==> flow/design.v <==
module CONV(
	input			clk,               
	input			reset,             
	output reg		busy,	            
	input			ready,	            
	output reg[11:0]	iaddr,            
	input signed[19:0]	idata,            
	output reg 	     cwr,              
	output reg[11:0] 	caddr_wr,         
	output reg[19:0] 	cdata_wr,         
	output reg	 crd,               
	output reg[11:0]	caddr_rd,         
	input	[19:0]		cdata_rd,         
	output reg[2:0] 	csel              
);
parameter signed bias = 40'h0013100000;    
parameter signed K0_0 = 20'h0A89E;         
parameter signed K0_1 = 20'h092D5;         
parameter signed K0_2 = 20'h06D43;         
parameter signed K0_3 = 20'h01004;         
parameter signed K0_4 = 20'hF8F71;         
parameter signed K0_5 = 20'hF6E54;         
parameter signed K0_6 = 20'hFA6D7;         
parameter signed K0_7 = 20'hFC834;         
parameter signed K0_8 = 20'hFAC19;         
parameter IDLE       = 3'd0;    
parameter READ_CONV  = 3'd1;    
parameter WRITE_L0   = 3'd2;    
parameter DELAY1     = 3'd3;    
parameter READ_L0    = 3'd4;    
parameter WRITE_L1   = 3'd5;    
parameter DELAY2     = 3'd6;    
parameter FINISH     = 3'd7;    
reg [5:0] x, y, L1_x, L1_y;             
reg [3:0] counter_kdata, counter_kaddr;   
reg [2:0] counter_layer1;	            
reg [2:0] current_state, next_state;    
reg signed [19:0] Kernel;               
reg signed [39:0] conv_sum;             
reg signed [19:0] idata_tmp;            
wire signed [39:0] data_conv;
wire signed [19:0] conv_result;
assign data_conv = Kernel * idata_tmp;              
assign conv_result[19:0] = conv_sum[35:16] + conv_sum[15];   
always@(*) begin
	case(counter_kdata)
		4'd1: Kernel = K0_0;
		4'd2: Kernel = K0_1;
		4'd3: Kernel = K0_2;
		4'd4: Kernel = K0_3;
		4'd5: Kernel = K0_4;
		4'd6: Kernel = K0_5;
		4'd7: Kernel = K0_6;
		4'd8: Kernel = K0_7;
		4'd9: Kernel = K0_8;
		default: Kernel = 0;
	endcase
end
always@(posedge clk or posedge reset) begin
	if(reset) 
		current_state <= IDLE;
	else 
		current_state <= next_state;
end
always @(*) begin
	case (current_state)
		IDLE:       next_state = (ready) ? READ_CONV : IDLE;
		READ_CONV:  next_state = (counter_kdata == 4'd10) ? WRITE_L0 : READ_CONV;  
		WRITE_L0:   next_state = DELAY1;
		DELAY1:     next_state = (x == 6'd0 && y == 6'd0) ? READ_L0 : READ_CONV;
		READ_L0:    next_state = (counter_layer1 == 3'd4) ? WRITE_L1 : READ_L0;
		WRITE_L1:   next_state = DELAY2;
		DELAY2:     next_state = (L1_x == 6'd0 && L1_y == 6'd0) ? FINISH : READ_L0;
		FINISH:     next_state = FINISH;
		default:    next_state = IDLE;
	endcase
end
always@(posedge clk or posedge reset) begin
	if(reset) begin 
		iaddr <= 12'd0;
	end else if(current_state == READ_CONV) begin 
		case(counter_kaddr)
			4'd0: iaddr <= (y-1)*64 + x-1;
			4'd1: iaddr <= (y-1)*64 + x;
			4'd2: iaddr <= (y-1)*64 + x+1;
			4'd3: iaddr <= y*64 + x-1;
			4'd4: iaddr <= y*64 + x;		 
			4'd5: iaddr <= y*64 + x+1;		
			4'd6: iaddr <= (y+1)*64 + x-1;
			4'd7: iaddr <= (y+1)*64 + x;
			4'd8: iaddr <= (y+1)*64 + x+1;
			default: iaddr <= iaddr;
		endcase
	end
end
always@(posedge clk or posedge reset) begin
	if(reset) 
		counter_kaddr <= 4'd0;
	else if(current_state == READ_CONV) 
		counter_kaddr <= counter_kaddr + 4'd1;
	else 
		counter_kaddr <= counter_kaddr;
end
always@(posedge clk or posedge reset) begin
	if(reset) 
		idata_tmp <= 0;
	else if(current_state == READ_CONV) begin
		case(counter_kdata)
			4'd0: idata_tmp <= (x == 0 || y == 0) ? 20'd0 : idata;
			4'd1: idata_tmp <= (y == 0) ? 20'd0 : idata;
			4'd2: idata_tmp <= (x == 63 || y == 0) ? 20'd0 : idata;
			4'd3: idata_tmp <= (x == 0) ? 20'd0 : idata;
			4'd4: idata_tmp <= idata;
			4'd5: idata_tmp <= (x == 63) ? 20'd0 : idata;
			4'd6: idata_tmp <= (x == 0 || y == 63) ? 20'd0 : idata;
			4'd7: idata_tmp <= (y == 63) ? 20'd0 : idata;
			4'd8: idata_tmp <= (x == 63 || y == 63) ? 20'd0 : idata;
			default: idata_tmp <= idata_tmp;
		endcase
	end 
end
always@(posedge clk or posedge reset) begin
	if(reset) 
		conv_sum <= 40'd0;
	else if(current_state == READ_CONV) begin
		if(counter_kdata == 0) 
			conv_sum <= 40'd0;
		else if(counter_kdata == 10)     
			conv_sum <= conv_sum + bias;
		else  
			conv_sum <= conv_sum + data_conv;  
	end
end
always@(posedge clk or posedge reset) begin
	if(reset) 
		busy <= 0;
	else if(ready) 
		busy <= 1; 
	else if(current_state == FINISH) 
		busy <= 0;
end
always@(posedge clk or posedge reset) begin
	if(reset) 
		cwr <= 1'd0;
	else if(current_state == WRITE_L0 || current_state == WRITE_L1)
		cwr <= 1'd1;
	else 
		cwr <= 1'd0;
end
always@(posedge clk or posedge reset) begin
	if(reset) 
		crd <= 1'd0;
	else if(current_state == READ_L0) 
		crd <= 1'd1;
	else 
		crd <= 1'd0;
end
always@(posedge clk or posedge reset) begin
	if(reset) 
		csel <= 3'b000;
	else if(current_state == WRITE_L0) 
		csel <= 3'b001;
	else if(current_state == WRITE_L1) 
		csel <= 3'b011;
	else if(current_state == READ_L0) 
		csel <= 3'b001;
	else 
		csel <= csel;
end
always@(posedge clk or posedge reset) begin
	if(reset) 
		caddr_rd <= 12'd0;
	else if(current_state == READ_L0) begin
		case(counter_layer1)
			3'd0: caddr_rd <= L1_y*64 + L1_x;
			3'd1: caddr_rd <= L1_y*64 + L1_x+1;
			3'd2: caddr_rd <= (L1_y+1)*64 + L1_x;
			3'd3: caddr_rd <= (L1_y+1)*64 + L1_x+1;
		endcase 
	end
end
always@(posedge clk or posedge reset) begin
	if(reset) 
		caddr_wr <= 0;
	else if(current_state == WRITE_L0)  
		caddr_wr <= y * 64 + x; 
	else if(current_state == WRITE_L1)  
		caddr_wr <= (L1_y/2) * 32 + (L1_x/2);  
end
reg signed [19:0] current_max;
always@(posedge clk or posedge reset) begin
	if(reset) begin
		cdata_wr <= 20'd0;
		current_max <= 20'd0; 
	end else begin
		case(current_state)
			WRITE_L0:  
				cdata_wr <= (conv_sum[39]) ? 20'd0 : conv_result;
			READ_L0: begin				
				if(counter_layer1 == 3'd1) begin	 
					current_max <= cdata_rd; 		 
				end else begin
					current_max <= (cdata_rd > current_max) ? cdata_rd : current_max;
				end
			end
			WRITE_L1: begin
				cdata_wr <= current_max;
				current_max <= 20'h00000;  
			end
			default: begin
			end
		endcase
	end
end
always@(posedge clk or posedge reset) begin
	if(reset) begin
		x <= 6'd0; 
		y <= 6'd0;
	end else if(current_state == WRITE_L0) begin
		if(x == 6'd63) begin  
			x <= 6'd0;
			y <= y + 6'd1;
		end else begin
			x <= x + 6'd1;
		end
	end
end
always@(posedge clk or posedge reset) begin
	if(reset) begin
		L1_x <= 6'd0; 
		L1_y <= 6'd0;
	end else if(current_state == WRITE_L1) begin
		if(L1_x == 6'd62) begin
			L1_x <= 0;
			L1_y <= L1_y + 2;
		end else begin
			L1_x <= L1_x + 2;
		end
	end
end
always@(posedge clk or posedge reset) begin
	if(reset) 
		counter_kdata <= 4'd0;
	else 
		counter_kdata <= counter_kaddr;
end
always@(posedge clk or posedge reset) begin
	if(reset) 
		counter_layer1 <= 0;
	else if(current_state == READ_L0) 
		counter_layer1 <= counter_layer1 + 3'd1;
	else 
		counter_layer1 <= 0;
end
endmodule
# ---- From RTL to reports: CONV
# What the tools print for CONV, step after step.
# Line numbers count from 1 in the design file above.
# Cell names lack the library's common part.
# A cell with - has no value.
dict set report setup {
  top_module {CONV}
  clock {clk}
  library {sky130hd}
  corner {tt_025C_1v80}
}

# ---- Word-level counts
# Source: Yosys, flattened and elaborated, memories not mapped. Widths are those after wreduce. Registers that Yosys merges into a memory's read port (data or address) are not register bits. Print and check cells do not count.
# Yosys's memory passes give these memory sizes; they may raise the number of words (mostly to a power of two), join words into wider ones and drop unused or constant bits.
dict set report classes {
  n_eq 32
  bitwise 0
  n_addsub 26
  n_mux 36
  reduce_and_logical 28
  n_mul 1
  n_div 0
  shift 0
  n_cmp 1
}
# op n
set op_table {}
lappend op_table {{multiplier 20 x 20 -> 40 bit} 1}
lappend op_table {{2-to-1 mux 20 bit} 11}
lappend op_table {{parallel mux 20 bit (select 9 bit)} 1}
lappend op_table {{parallel mux 12 bit (select 9 bit)} 1}
lappend op_table {{parallel mux 20 bit (select 2 bit)} 2}
lappend op_table {{2-to-1 mux 40 bit} 2}
lappend op_table {{adder 12 x 1 -> 12 bit (second input constant)} 5}
lappend op_table {{adder 12 x 6 -> 12 bit} 5}
lappend op_table {{parallel mux 12 bit (select 4 bit)} 1}
lappend op_table {{adder 40 x 29 -> 40 bit (second input constant)} 1}
lappend op_table {{adder 40 bit} 1}
lappend op_table {{subtractor 12 x 1 -> 12 bit (second input constant)} 3}
lappend op_table {{equality test 4 x 3 -> 1 bit (second input constant)} 8}
lappend op_table {{adder 6 x 1 -> 6 bit (second input constant)} 4}
lappend op_table {{zero test 6 bit} 4}
lappend op_table {{parallel mux 3 bit (select 8 bit)} 1}
lappend op_table {{2-to-1 mux 12 bit} 2}
lappend op_table {{adder 20 x 1 -> 20 bit} 1}
lappend op_table {{greater-than comparator 20 bit} 1}
lappend op_table {{equality test 6 bit (second input constant)} 3}
lappend op_table {{nonzero test 9 bit} 2}
lappend op_table {{equality test 4 x 2 -> 1 bit (second input constant)} 4}
lappend op_table {{equality test 3 bit (second input constant)} 5}
lappend op_table {{2-to-1 mux 3 bit} 5}
lappend op_table {{AND reduction 2 bit} 6}
lappend op_table {{equality test 3 x 2 -> 1 bit (second input constant)} 4}
lappend op_table {{equality test 4 bit (second input constant)} 3}
lappend op_table {{adder 6 x 2 -> 6 bit (second input constant)} 2}
# Other operator kinds: 17; their cells: 35.
dict set report bits {
  in_bits 43
  clocked_rd_ports_x_width 0
  mem_bits_ro 320
  latchBits 0
  ff_bits 180
  output_inout_bits 62
  mem_bits_rw 0
  mem_count 1
}
# name size word_bits rd wr line
set memory_table {}
lappend memory_table {{(name not given)} 16 20 1 0 46} ;# case(counter_kdata)

# ---- Logic depth
# Depth = most cells in a row (Yosys ltp): at word level without a register or memory, in the mapped netlist without a sequential cell, where the memories' decode and read muxes count.
dict set report logic_depth {
  ltp_word 4
  abc_area 0
  depth_mapped 33
  ltp_nobuf 31
}

# ---- Synthesis result
# The flow's flattened synthesis, as Yosys stat reports it; memories are mapped. The netlist is that of the ABC_AREA named above (0 if unset); the other value can give another one.
dict set report mapped {
  mapped_cells 2857
  buf_cells 149
  ff_cells 182
  seq_area_um2 4555.6
  yosys_area_um2 25906.1
}
# cell n
set by_type {}
lappend by_type {fa_1 435}
lappend by_type {dfrtp_1 181}
lappend by_type {inv_1 656}
lappend by_type {ha_1 175}
lappend by_type {nand2_1 320}
lappend by_type {and2_1 147}
lappend by_type {xnor2_1 66}
lappend by_type {o21ai_0 109}
lappend by_type {clkbuf_1 137}
lappend by_type {a21oi_1 88}
lappend by_type {a22o_1 46}
lappend by_type {nor2_1 89}
lappend by_type {a221oi_1 31}
lappend by_type {xor2_1 31}
lappend by_type {mux2i_1 20}
lappend by_type {nand3_1 37}
lappend by_type {mux2_2 13}
lappend by_type {a21o_1 19}
# Other cell types: 58; their cells: 257.

# ---- Timing after synthesis
# OpenSTA on the mapped netlist: ideal clock, no wires. The path of least setup slack (recovery checks aside). Input and output delay are each 20% of the period. Register names are those of the netlist, which keeps one name where synthesis merged equal registers.
dict set report synth_path {
  kind {register to register}
  from {register counter_kdata[0]}
  to {register conv_sum[36]}
  required_ps 7860
  slack_ps -312
  stages 30
  launch_ps 0
  path_delay_ps 8312
  arrival_time_ps 8172
  tclk_ps 8000
  period_less_setup_slack_ps 8312
}
# "path_delay_ps" is the arrival time less input delay plus setup time.
# "stages" counts driving pins, that of a launching flip-flop among them; a cell with two outputs on the path counts twice.
# "period_less_setup_slack_ps" is the clock period less the worst setup slack; recovery checks do not enter. This is arithmetic on one report: input and output delays are still those of the set period (20% each).
# The rows between start and end are the longest chain of elaborated cells between them; the timing report does not say that the signal goes this way. Where chains are equally long, one stands for them.
# A line is the first line of the expression or statement that the cell stems from. Yosys adds cells for indexed reads and writes and turns some case tables into memories.
# A memory read counts as a cell of the chain, while the word-level depth stops at memories.
# A register here has more assigning lines than the two given.
dict set report synth_between {
  path_cell_list {dfrtp_1 inv_1 ha_1 inv_1 nand2_1 o21ai_0 clkbuf_1 nand2_1 fa_1 inv_1 fa_1 inv_1 fa_1 inv_1 fa_1 fa_1 fa_1 inv_1 fa_1 inv_1 ha_1 a21o_1 a221o_1 a21o_1 a311oi_2 a31oi_4 o41ai_4 o21bai_2 xnor2_1 o221ai_1}
  elab_chain_len 5
  cells_between 7
}
# item line
set synth_rtl {}
lappend synth_rtl {{start: declaration} 35} ;# reg [3:0] counter_kdata, counter_kaddr;
lappend synth_rtl {{start: assignment} 243} ;# counter_kdata <= 4'd0;
lappend synth_rtl {{start: assignment} 245} ;# counter_kdata <= counter_kaddr;
lappend synth_rtl {{memory read (16 x 20 bit)} 46} ;# case(counter_kdata)
lappend synth_rtl {{multiplier 20 x 20 -> 40 bit} 43} ;# assign data_conv = Kernel * idata_tmp;
lappend synth_rtl {{adder 40 bit} 131} ;# conv_sum <= conv_sum + data_conv;
lappend synth_rtl {{2-to-1 mux 40 bit} 128} ;# else if(counter_kdata == 10)
lappend synth_rtl {{2-to-1 mux 40 bit} 126} ;# if(counter_kdata == 0)
lappend synth_rtl {{end: assignment} 129} ;# conv_sum <= conv_sum + bias;
lappend synth_rtl {{end: assignment} 131}
lappend synth_rtl {{end: declaration} 39} ;# reg signed [39:0] conv_sum;

# ---- Path in the finished layout
# Path of least setup slack in the final report of job 1 (OpenROAD, finished layout, wires in). Where an end is a register, its clock arrival counts in the times.
# The path's times are printed in steps of 10 ps; the period is the one set.
dict set report layout_path {
  kind {register to register}
  from {register counter_kdata[1]}
  to {register conv_sum[32]}
  slack_ps 850
  required_ps 9000
  tclk_ps 8630
  arrival_time_ps 8150
  launch_ps 480
  stages 29
}
# The rows between start and end are the longest chain of elaborated cells between them; the timing report does not say that the signal goes this way. Where chains are equally long, one stands for them.
# A memory read counts as a cell of the chain, while the word-level depth stops at memories.
# A register here has more assigning lines than the two given.
dict set report layout_between {
  path_cell_list {dfrtp_2 clkinv_4 ha_4 nand3b_1 buf_4 o21ai_2 buf_6 and2_1 fa_1 inv_1 fa_1 fa_1 inv_1 fa_1 fa_1 fa_1 inv_2 fa_1 inv_2 ha_4 a21o_1 a221o_1 a21o_1 a311oi_4 a31oi_4 o41ai_4 buf_4 xor2_1 o211ai_1}
  elab_chain_len 5
  cells_between 7
}
# item line
set layout_rtl {}
lappend layout_rtl {{start: declaration} 35} ;# reg [3:0] counter_kdata, counter_kaddr;
lappend layout_rtl {{start: assignment} 243} ;# counter_kdata <= 4'd0;
lappend layout_rtl {{start: assignment} 245} ;# counter_kdata <= counter_kaddr;
lappend layout_rtl {{memory read (16 x 20 bit)} 46} ;# case(counter_kdata)
lappend layout_rtl {{multiplier 20 x 20 -> 40 bit} 43} ;# assign data_conv = Kernel * idata_tmp;
lappend layout_rtl {{adder 40 bit} 131} ;# conv_sum <= conv_sum + data_conv;
lappend layout_rtl {{2-to-1 mux 40 bit} 128} ;# else if(counter_kdata == 10)
lappend layout_rtl {{2-to-1 mux 40 bit} 126} ;# if(counter_kdata == 0)
lappend layout_rtl {{end: assignment} 129} ;# conv_sum <= conv_sum + bias;
lappend layout_rtl {{end: assignment} 131}
lappend layout_rtl {{end: declaration} 39} ;# reg signed [39:0] conv_sum;

; Top module CONV; platform sky130hd; tools Yosys and OpenROAD; 2 stored runs in no particular order. Input and output delays are each 20% of the period that was set; the output load is 0.01 pF.
; "period_less_ws_ps" is the run's clock period less its worst setup slack. It is reckoned from that one timing run; input and output delays stay at 20% of the period that was set.
; "worst_path_ps" = time allowed to the worst setup path (clock period - input delay - output delay, where it has them) - its slack; a late launch clock adds to it, a late capture clock takes from it.
; "power_mw": no workload was simulated; the value follows from the tool's default switching activity.
; "worst_path_ps" is given in steps of 10 ps.

[job 1: settings]
CAP_MARGIN = 40
CELL_PAD_IN_SITES_GLOBAL_PLACEMENT = 2
CORE_ASPECT_RATIO = 0.9
CORE_MARGIN = 8
CORE_UTILIZATION = 51
CTS_CLUSTER_DIAMETER = 241
CTS_CLUSTER_SIZE = 99
GPL_ROUTABILITY_DRIVEN = 0
GPL_TIMING_DRIVEN = 1
HOLD_SLACK_MARGIN = 0.09
MAX_ROUTING_LAYER = met5
MIN_ROUTING_LAYER = met1
PLACE_DENSITY = 0.51
SETUP_SLACK_MARGIN = 2.16
SLEW_MARGIN = 20
TNS_END_PERCENT = 5
period_ns = 8.63
[job 1: results]
power_mw = 4.504
setup_ws_ps = 851
worst_path_ps = 7780
worst_path_kind = register to register
post_route_stdcell_area_um2 = 29353.2
total_die_area_um2 = 58274.2
period_less_ws_ps = 7779
post_synth_area_um2 = 25906.1
fin_util_frac = 0.584

[job 2: settings]
ABC_AREA = 0
CAP_MARGIN = 10
CELL_PAD_IN_SITES_DETAIL_PLACEMENT = 2
CORE_ASPECT_RATIO = 1.15
CORE_UTILIZATION = 50
GPL_ROUTABILITY_DRIVEN = 1
SETUP_SLACK_MARGIN = -0.8
TNS_END_PERCENT = 30
period_ns = 13.4
CORE_MARGIN = 2
SLEW_MARGIN = 20
[job 2: results]
power_mw = 3.475
setup_ws_ps = 3181
worst_path_ps = 10220
worst_path_kind = register to register
post_route_stdcell_area_um2 = 28164.5
total_die_area_um2 = 53654.1
period_less_ws_ps = 10219
post_synth_area_um2 = 25906.1
fin_util_frac = 0.55
